==> flow/design.v <==
module alu_top (
    input             clk,
    input      [15:0] a,
    input      [15:0] b,
    input      [2:0]  opcode,
    input             mode,
    output reg [15:0] result,
    output reg        za,
    output reg        zb,
    output reg        eq,
    output reg        gt,
    output reg        lt
);
    reg [15:0] a_q, b_q;
    reg [2:0]  opcode_q;
    reg        mode_q;
    wire [15:0] alu_out;
    wire        za_w, zb_w, eq_w, gt_w, lt_w;
    ALU u_alu (.a(a_q), .b(b_q), .opcode(opcode_q), .mode(mode_q),
               .outALU(alu_out), .za(za_w), .zb(zb_w), .eq(eq_w), .gt(gt_w), .lt(lt_w));
    always @(posedge clk) begin
        a_q      <= a;
        b_q      <= b;
        opcode_q <= opcode;
        mode_q   <= mode;
        result   <= alu_out;
        za       <= za_w;
        zb       <= zb_w;
        eq       <= eq_w;
        gt       <= gt_w;
        lt       <= lt_w;
    end
endmodule

module arith(a,b,opcode,outau);
input [15:0] a;
input [15:0] b;
input [2:0] opcode;
output [15:0] outau;
reg [15:0] outau;
always@(*)
begin
	case(opcode)
	3'b000: outau = a+b;
	3'b001: outau = a * b;
	3'b010: if (a > b) begin
		outau = a - b;
		end
		else begin
		outau = b - a;
		end
	3'b011: if (a > b) begin
		outau = (b == 16'h0000) ? 16'h0000 : a / b;
		end
		else begin
		outau = (a == 16'h0000) ? 16'h0000 : b / a;
		end
	default outau = 16'h0000;
	endcase
end
endmodule
module logic_unit(a,b,opcode,outlu,za,zb,eq,gt,lt);
input [15:0] a;
input [15:0] b;
input [2:0] opcode;
output [15:0] outlu;
output za, zb,eq,gt,lt;
reg [15:0] outlu;
reg za,zb,eq,gt,lt;
always@(*)
begin
	case(opcode)
	3'b000: outlu = (a & b);
	3'b001: outlu = (a | b);
	3'b010: outlu = (~(a | b));
	3'b011: outlu = (~(a & b));
	3'b100: outlu = (~ a);
	3'b101: outlu = (~ b);
	3'b110: outlu = (a ^ b);
	3'b111: outlu = (~(a ^ b));
	endcase
end
always@(*)
begin
	if( a == b) begin
	eq = 1;
	end
	else begin
	eq = 0;
	end
	if ( a > b) begin
	gt = 1;
	end
	else begin
	gt = 0;
	end
	if ( a < b) begin
	lt = 1;
	end
	else begin
	lt = 0;
	end
	if( a == 16'h0000) begin
	za = 1;
	end
	else begin
	za = 0;
	end
	if (b == 16'h0000) begin
	zb = 1;
	end
	else begin
	zb = 0;
	end
end
endmodule
module ALU( a, b, opcode, mode, outALU, za, zb, eq, gt, lt);
input [15:0] a;
input [15:0] b;
input [2:0] opcode;
input mode;
output [15:0] outALU;
output za, zb, eq, gt, lt;
reg [15:0] outALU;
reg za, zb, eq, gt, lt;
wire [15:0] outau;
wire [15:0] outlu;
wire tza, tzb, teq, tgt, tlt;
arith a1 (.a(a), .b(b), .opcode(opcode), .outau(outau));
logic_unit l1 (.a(a), .b(b), .opcode(opcode), .outlu(outlu), .za(tza), .zb(tzb), .eq(teq), .gt(tgt), .lt(tlt));
always@(*)
begin
	if(mode == 0) begin
	outALU = outau;
	end
	else if (mode == 1) begin
	outALU = outlu;
	end
	else begin
	outALU = 16'h0000;
	end
	za = tza;
	zb = tzb;
	eq = teq;
	gt = tgt;
	lt = tlt;
end
endmodule
# From RTL to reports: alu_top
# The steps from the RTL of alu_top to its reports follow in flow order.
# Lines are those of the file above, counted from 1.
# Cell names lack the library's common part.
# The mark n/a stands for no value.
[inputs]
design = "alu_top"
clock = "clk"
library = "sky130hd"
corner = "tt_025C_1v80"

# Word-level counts
# Yosys after proc, flatten, opt, wreduce and memory -nomap, before mapping. Enables and synchronous resets that opt folds into registers are not counted as muxes. Memory bits, and registers merged into a memory's read port (data or address), are not among the register bits. Print and check cells are not counted. Equal cells are merged and count once.
[word_totals]
clocked_rd_ports_x_width = 0
out_inout_bits = 21
word_cells = 49
mem_bits_ro = 0
input_bits = 37
memories = 0
reg_bits = 57
latch_bits = 0
ram_bits = 0
[op_classes]
addsub = 3
logic = 8
div = 2
equal = 8
mux = 12
reduce_logical = 3
n_cmp = 2
shift = 0
n_mul = 1
[op_table]
columns = ["op", "n"]
rows = [
  ["divider 16 x 16 -> 16 bit", 2],
  ["multiplier 16 x 16 -> 16 bit", 1],
  ["case mux 16 bit (select 8 bit)", 1],
  ["inverter 16 bit", 5],
  ["two-way mux 16 bit", 5],
  ["case mux 16 bit (select 4 bit)", 1],
  ["subtractor 16 bit", 2],
  ["zero test 16 bit", 2],
  ["adder 16 bit", 1],
  ["greater-than comparator 16 bit", 1],
  ["< comparator 16 bit", 1],
  ["== test 16 bit", 1],
  ["AND 16 bit", 1],
  ["bitwise OR 16 bit", 1],
  ["XOR 16 bit", 1],
  ["== test 3 bit (second input constant)", 4],
  ["== test 3 x 2 -> 1 bit (second input constant)", 2],
  ["two-way mux 1 bit", 5],
  ["== test 3 x 1 -> 1 bit (second input constant)", 1],
  ["zero test 3 bit", 1],
]

# Longest topological paths
# Yosys ltp: most cells in a row. Word level: on the elaborated netlist, between registers, memories and ports. Mapped: between sequential cells and ports; inverters and the memories' decode and read muxes count.
[logic_depth]
ltp_word = 5
abc_area = 0
ltp_mapped = 169
depth_no_buf = 152

# After synthesis
# The flow's flattened synthesis, as Yosys stat reports it; memories are mapped. The netlist is that of the ABC_AREA named above (0 if unset); the other value can give another one.
# The area totals of this step are shown rounded.
[by_type]
columns = ["type", "n", "area_total_um2"]
rows = [
  ["ha_1", 248, 3.1E+03],
  ["fa_1", 83, 1.66E+03],
  ["dfxtp_1", 57, 1.14E+03],
  ["xnor2_1", 99, 867.082],
  ["nand2_1", 229, 859.574],
  ["a21oi_1", 167, 835.802],
  ["nor2_1", 202, 758.227],
  ["inv_1", 195, 731.952],
  ["o21ai_0", 112, 560.538],
  ["mux2i_1", 49, 490.47],
  ["mux2_2", 37, 416.65],
  ["xor2_1", 45, 394.128],
  ["a21o_1", 38, 285.274],
  ["nor3_1", 52, 260.25],
  ["o211ai_1", 32, 240.23],
  ["clkbuf_1", 63, 236.477],
  ["nand3_1", 41, 205.197],
  ["o21a_1", 25, 187.68],
]
# Not listed: further types 76, cells in them 393.
[mapped]
buffers = 99
seq_area_um2 = 1100
mapped_area_um2 = 16000
stdcells = 2167
flip_flops = 57
# The figures by module come from a second, unflattened synthesis with its own total; it is not the netlist above.
[unflattened]
cells_unflattened = 2257
area_unflattened_um2 = 17000
# Each row is one instance without its submodules.
[modules]
columns = ["mod", "n_inst", "mod_seq_area_um2", "mod_area_um2", "cells"]
rows = [
  ["arith", 1, 0.0, 14000, 1885],
  ["logic_unit", 1, 0.0, 2200, 297],
  ["alu_top", 1, 1100, 1100, 57],
  ["ALU", 1, 0.0, 250, 18],
]

# Worst setup path after synthesis
# Source: OpenSTA report_checks on the synthesized netlist (no wires, ideal clock, input and output delay 20% of the period each), path of least setup slack; recovery checks are left aside. Register names are those of the netlist, which keeps one name where synthesis merged equal registers.
[synth_timing]
kind = "register -> register"
start = "reg a_q[4]"
end = "reg result[0]"
launch_ps = 0
path_buffers = 18
tclk_ps = 45000
setup_slack_ps = 14495
required_time_ps = 44877
t_arrival_ps = 30382
stages = 148
delay_ps = 30505
setup_ps = 123
synth_period_reached_ps = 30505
# "delay_ps" = arrival - input delay + setup time.
# "stages": output pins that drive a net of the path, with the launching flip-flop's if there is one; two outputs of one cell count as two.
# "synth_period_reached_ps" = period - worst setup slack (recovery checks aside). The figure is calculated, with input and output delays left at 20% of the set period.
# Between the ends stands the longest chain of elaborated cells between them, by number of cells; it is not shown to be the way that was timed. Of several equally long chains one is given.
# A line is the first line of the expression or statement that the cell stems from. Yosys adds cells for indexed reads and writes and turns some case tables into memories.
[synth_via]
path_cell_list = "dfxtp_1 clkbuf_1 clkinv_1 ha_1 buf_2 nor4_4 o31ai_2 a31oi_4 o21ai_4 inv_4 buf_8 buf_2 buf_1 clkbuf_1 clkbuf_1 nor2_1 a21oi_1 ha_1 (+112 left out) ha_1 o21a_1 o21a_1 o211ai_1 a31oi_1 nor2_1 a21oi_1 a41oi_1 a21bo_2 clkbuf_1 clkbuf_1 mux2_2 ha_1 a21oi_1 nor4_1 a2111oi_0 and3_1 a21oi_1"
elab_chain_len = 5
cone_cells = 10
cone_classes = "div: 2; compare: 1; mux: 6; reduce/logical: 1"
[synth_lines]
columns = ["item", "line", "text"]
rows = [
  ["from (decl)", 14, "reg [15:0] a_q, b_q;"],
  ["from (assign)", 22, "a_q      <= a;"],
  ["divider 16 x 16 -> 16 bit", 56, "outau = (a == 16'h0000) ? 16'h0000 : b / a;"],
  ["two-way mux 16 bit", 56, ""],
  ["two-way mux 16 bit", 52, "3'b011: if (a > b) begin"],
  ["case mux 16 bit (select 4 bit)", 43, "case(opcode)"],
  ["two-way mux 16 bit", 133, "if(mode == 0) begin"],
  ["to (assign)", 26, "result   <= alu_out;"],
  ["to (decl)", 7, "output reg [15:0] result,"],
]

# Timing after layout
# From the final timing report of record 1: the path of least setup slack in the routed layout; clock arrival at registers is part of the times.
# The path's times are printed in steps of 10 ps; the period is the one set.
[layout_timing]
kind = "register -> register"
start = "reg a_q[2]"
end = "reg result[0]"
tclk_ps = 50600
required_time_ps = 50860
path_buffers = 3
launch_ps = 360
setup_ps = 120
t_arrival_ps = 37580
setup_slack_ps = 13280
stages = 139
# Between the ends stands the longest chain of elaborated cells between them, by number of cells; it is not shown to be the way that was timed. Of several equally long chains one is given.
[layout_via]
path_cell_list = "dfxtp_1 clkinv_1 ha_1 nor4_1 nand4_2 o21ai_4 buf_4 inv_4 nand2_1 nand2_1 inv_1 buf_4 ha_1 nand3_1 and2_1 ha_1 o21ai_0 nand2b_1 (+103 left out) o21a_1 o21a_1 o211ai_1 a31oi_1 nor2_1 a21oi_1 a41oi_1 a21bo_2 o21ai_0 a41o_1 ha_1 a21o_1 a21o_1 a21oi_1 nor2b_1 o21ai_0 and3_1 a21oi_1"
elab_chain_len = 5
cone_cells = 10
cone_classes = "div: 2; compare: 1; mux: 6; reduce/logical: 1"
[layout_lines]
columns = ["item", "line", "text"]
rows = [
  ["from (decl)", 14, "reg [15:0] a_q, b_q;"],
  ["from (assign)", 22, "a_q      <= a;"],
  ["divider 16 x 16 -> 16 bit", 56, "outau = (a == 16'h0000) ? 16'h0000 : b / a;"],
  ["two-way mux 16 bit", 56, ""],
  ["two-way mux 16 bit", 52, "3'b011: if (a > b) begin"],
  ["case mux 16 bit (select 4 bit)", 43, "case(opcode)"],
  ["two-way mux 16 bit", 133, "if(mode == 0) begin"],
  ["to (assign)", 26, "result   <= alu_out;"],
  ["to (decl)", 7, "output reg [15:0] result,"],
]

Add stored flow runs of alu_top

3 stored runs of alu_top in the flow (synthesis by Yosys, layout by OpenROAD, sky130hd cells), in arbitrary order. Constraints: input delay and output delay 20% of the set period each, output load 0.01 pF.
"achieved_clock_period_ps" = clock period - worst setup slack. The figure is calculated, with input and output delays left at 20% of the set period.
"final_power_uw" rests on the timing tool's default activity at the inputs, not on a simulated workload.
Values from the reports are rounded here.

# record 1
==> flow/run.sh <==
#!/bin/bash
# the make line also repeats the synthesis and layout settings of config.mk as NAME=value (left out here)
make -C /OpenROAD-flow-scripts/flow DESIGN_CONFIG=/design/flow/config.mk WORK_HOME=/design/flow/orfs CLKGATE_MAP_FILE= finish
==> flow/config.mk <==
export PLATFORM = sky130hd
export DESIGN_NAME = alu_top
export DESIGN_NICKNAME = alu_top
export VERILOG_FILES = /design/flow/design.v
export SDC_FILE = /design/flow/constraint.sdc
export NUM_CORES = 4
export LEC_CHECK = 0
export CAP_MARGIN = 40
export CORE_MARGIN = 2
export CORE_UTILIZATION = 27
export CTS_CLUSTER_DIAMETER = 349
export CTS_CLUSTER_SIZE = 89
export GPL_ROUTABILITY_DRIVEN = 0
export HOLD_SLACK_MARGIN = 0.16
export MAX_ROUTING_LAYER = met5
export MIN_ROUTING_LAYER = met2
export PLACE_DENSITY_LB_ADDON = 0.12
export SLEW_MARGIN = 40
==> flow/constraint.sdc <==
create_clock -name core_clock -period 50.6 [get_ports {clk}]
set_input_delay 10.1200 -clock core_clock [delete_from_list [all_inputs] [get_ports {clk}]]
set_output_delay 10.1200 -clock core_clock [all_outputs]
set_load 0.01 [all_outputs]

==> record 1: results <==
final_hold_ws_ps=900
fin_ws_ps=13000
fin_util_pct=30
finish.stdcell_area_um2=18000
tns_setup_ps=0
achieved_clock_period_ps=37322
die_um2=62000
synthArea_um2=16000
final_power_uw=760

# record 2
==> flow/run.sh <==
#!/bin/bash
# the make line also repeats the synthesis and layout settings of config.mk as NAME=value (left out here)
make -C /OpenROAD-flow-scripts/flow DESIGN_CONFIG=/design/flow/config.mk WORK_HOME=/design/flow/orfs CLKGATE_MAP_FILE= finish
==> flow/config.mk <==
export PLATFORM = sky130hd
export DESIGN_NAME = alu_top
export DESIGN_NICKNAME = alu_top
export VERILOG_FILES = /design/flow/design.v
export SDC_FILE = /design/flow/constraint.sdc
export NUM_CORES = 4
export LEC_CHECK = 0
export CAP_MARGIN = 20
export CORE_MARGIN = 2
export CORE_UTILIZATION = 40
export SLEW_MARGIN = 20
==> flow/constraint.sdc <==
create_clock -name core_clock -period 45.0 [get_ports {clk}]
set_input_delay 9.0000 -clock core_clock [delete_from_list [all_inputs] [get_ports {clk}]]
set_output_delay 9.0000 -clock core_clock [all_outputs]
set_load 0.01 [all_outputs]

==> record 2: results <==
final_hold_ws_ps=830
fin_ws_ps=8900
fin_util_pct=44
finish.stdcell_area_um2=18000
tns_setup_ps=0
achieved_clock_period_ps=36132
die_um2=42000
synthArea_um2=16000
final_power_uw=790

# record 3
==> flow/run.sh <==
#!/bin/bash
# the make line also repeats the synthesis and layout settings of config.mk as NAME=value (left out here)
make -C /OpenROAD-flow-scripts/flow DESIGN_CONFIG=/design/flow/config.mk WORK_HOME=/design/flow/orfs CLKGATE_MAP_FILE= finish
==> flow/config.mk <==
export PLATFORM = sky130hd
export DESIGN_NAME = alu_top
export DESIGN_NICKNAME = alu_top
export VERILOG_FILES = /design/flow/design.v
export SDC_FILE = /design/flow/constraint.sdc
export NUM_CORES = 4
export LEC_CHECK = 0
export CAP_MARGIN = 20
export CELL_PAD_IN_SITES_GLOBAL_PLACEMENT = 1
export CORE_ASPECT_RATIO = 0.84
export CORE_MARGIN = 2
export CORE_UTILIZATION = 21
export HOLD_SLACK_MARGIN = 0.21
export SLEW_MARGIN = 20
export TNS_END_PERCENT = 70
==> flow/constraint.sdc <==
create_clock -name core_clock -period 45.0 [get_ports {clk}]
set_input_delay 9.0000 -clock core_clock [delete_from_list [all_inputs] [get_ports {clk}]]
set_output_delay 9.0000 -clock core_clock [all_outputs]
set_load 0.01 [all_outputs]

==> record 3: results <==
final_hold_ws_ps=780
fin_ws_ps=6600
fin_util_pct=24
finish.stdcell_area_um2=18000
tns_setup_ps=0
achieved_clock_period_ps=38419
die_um2=79000
synthArea_um2=16000
final_power_uw=820
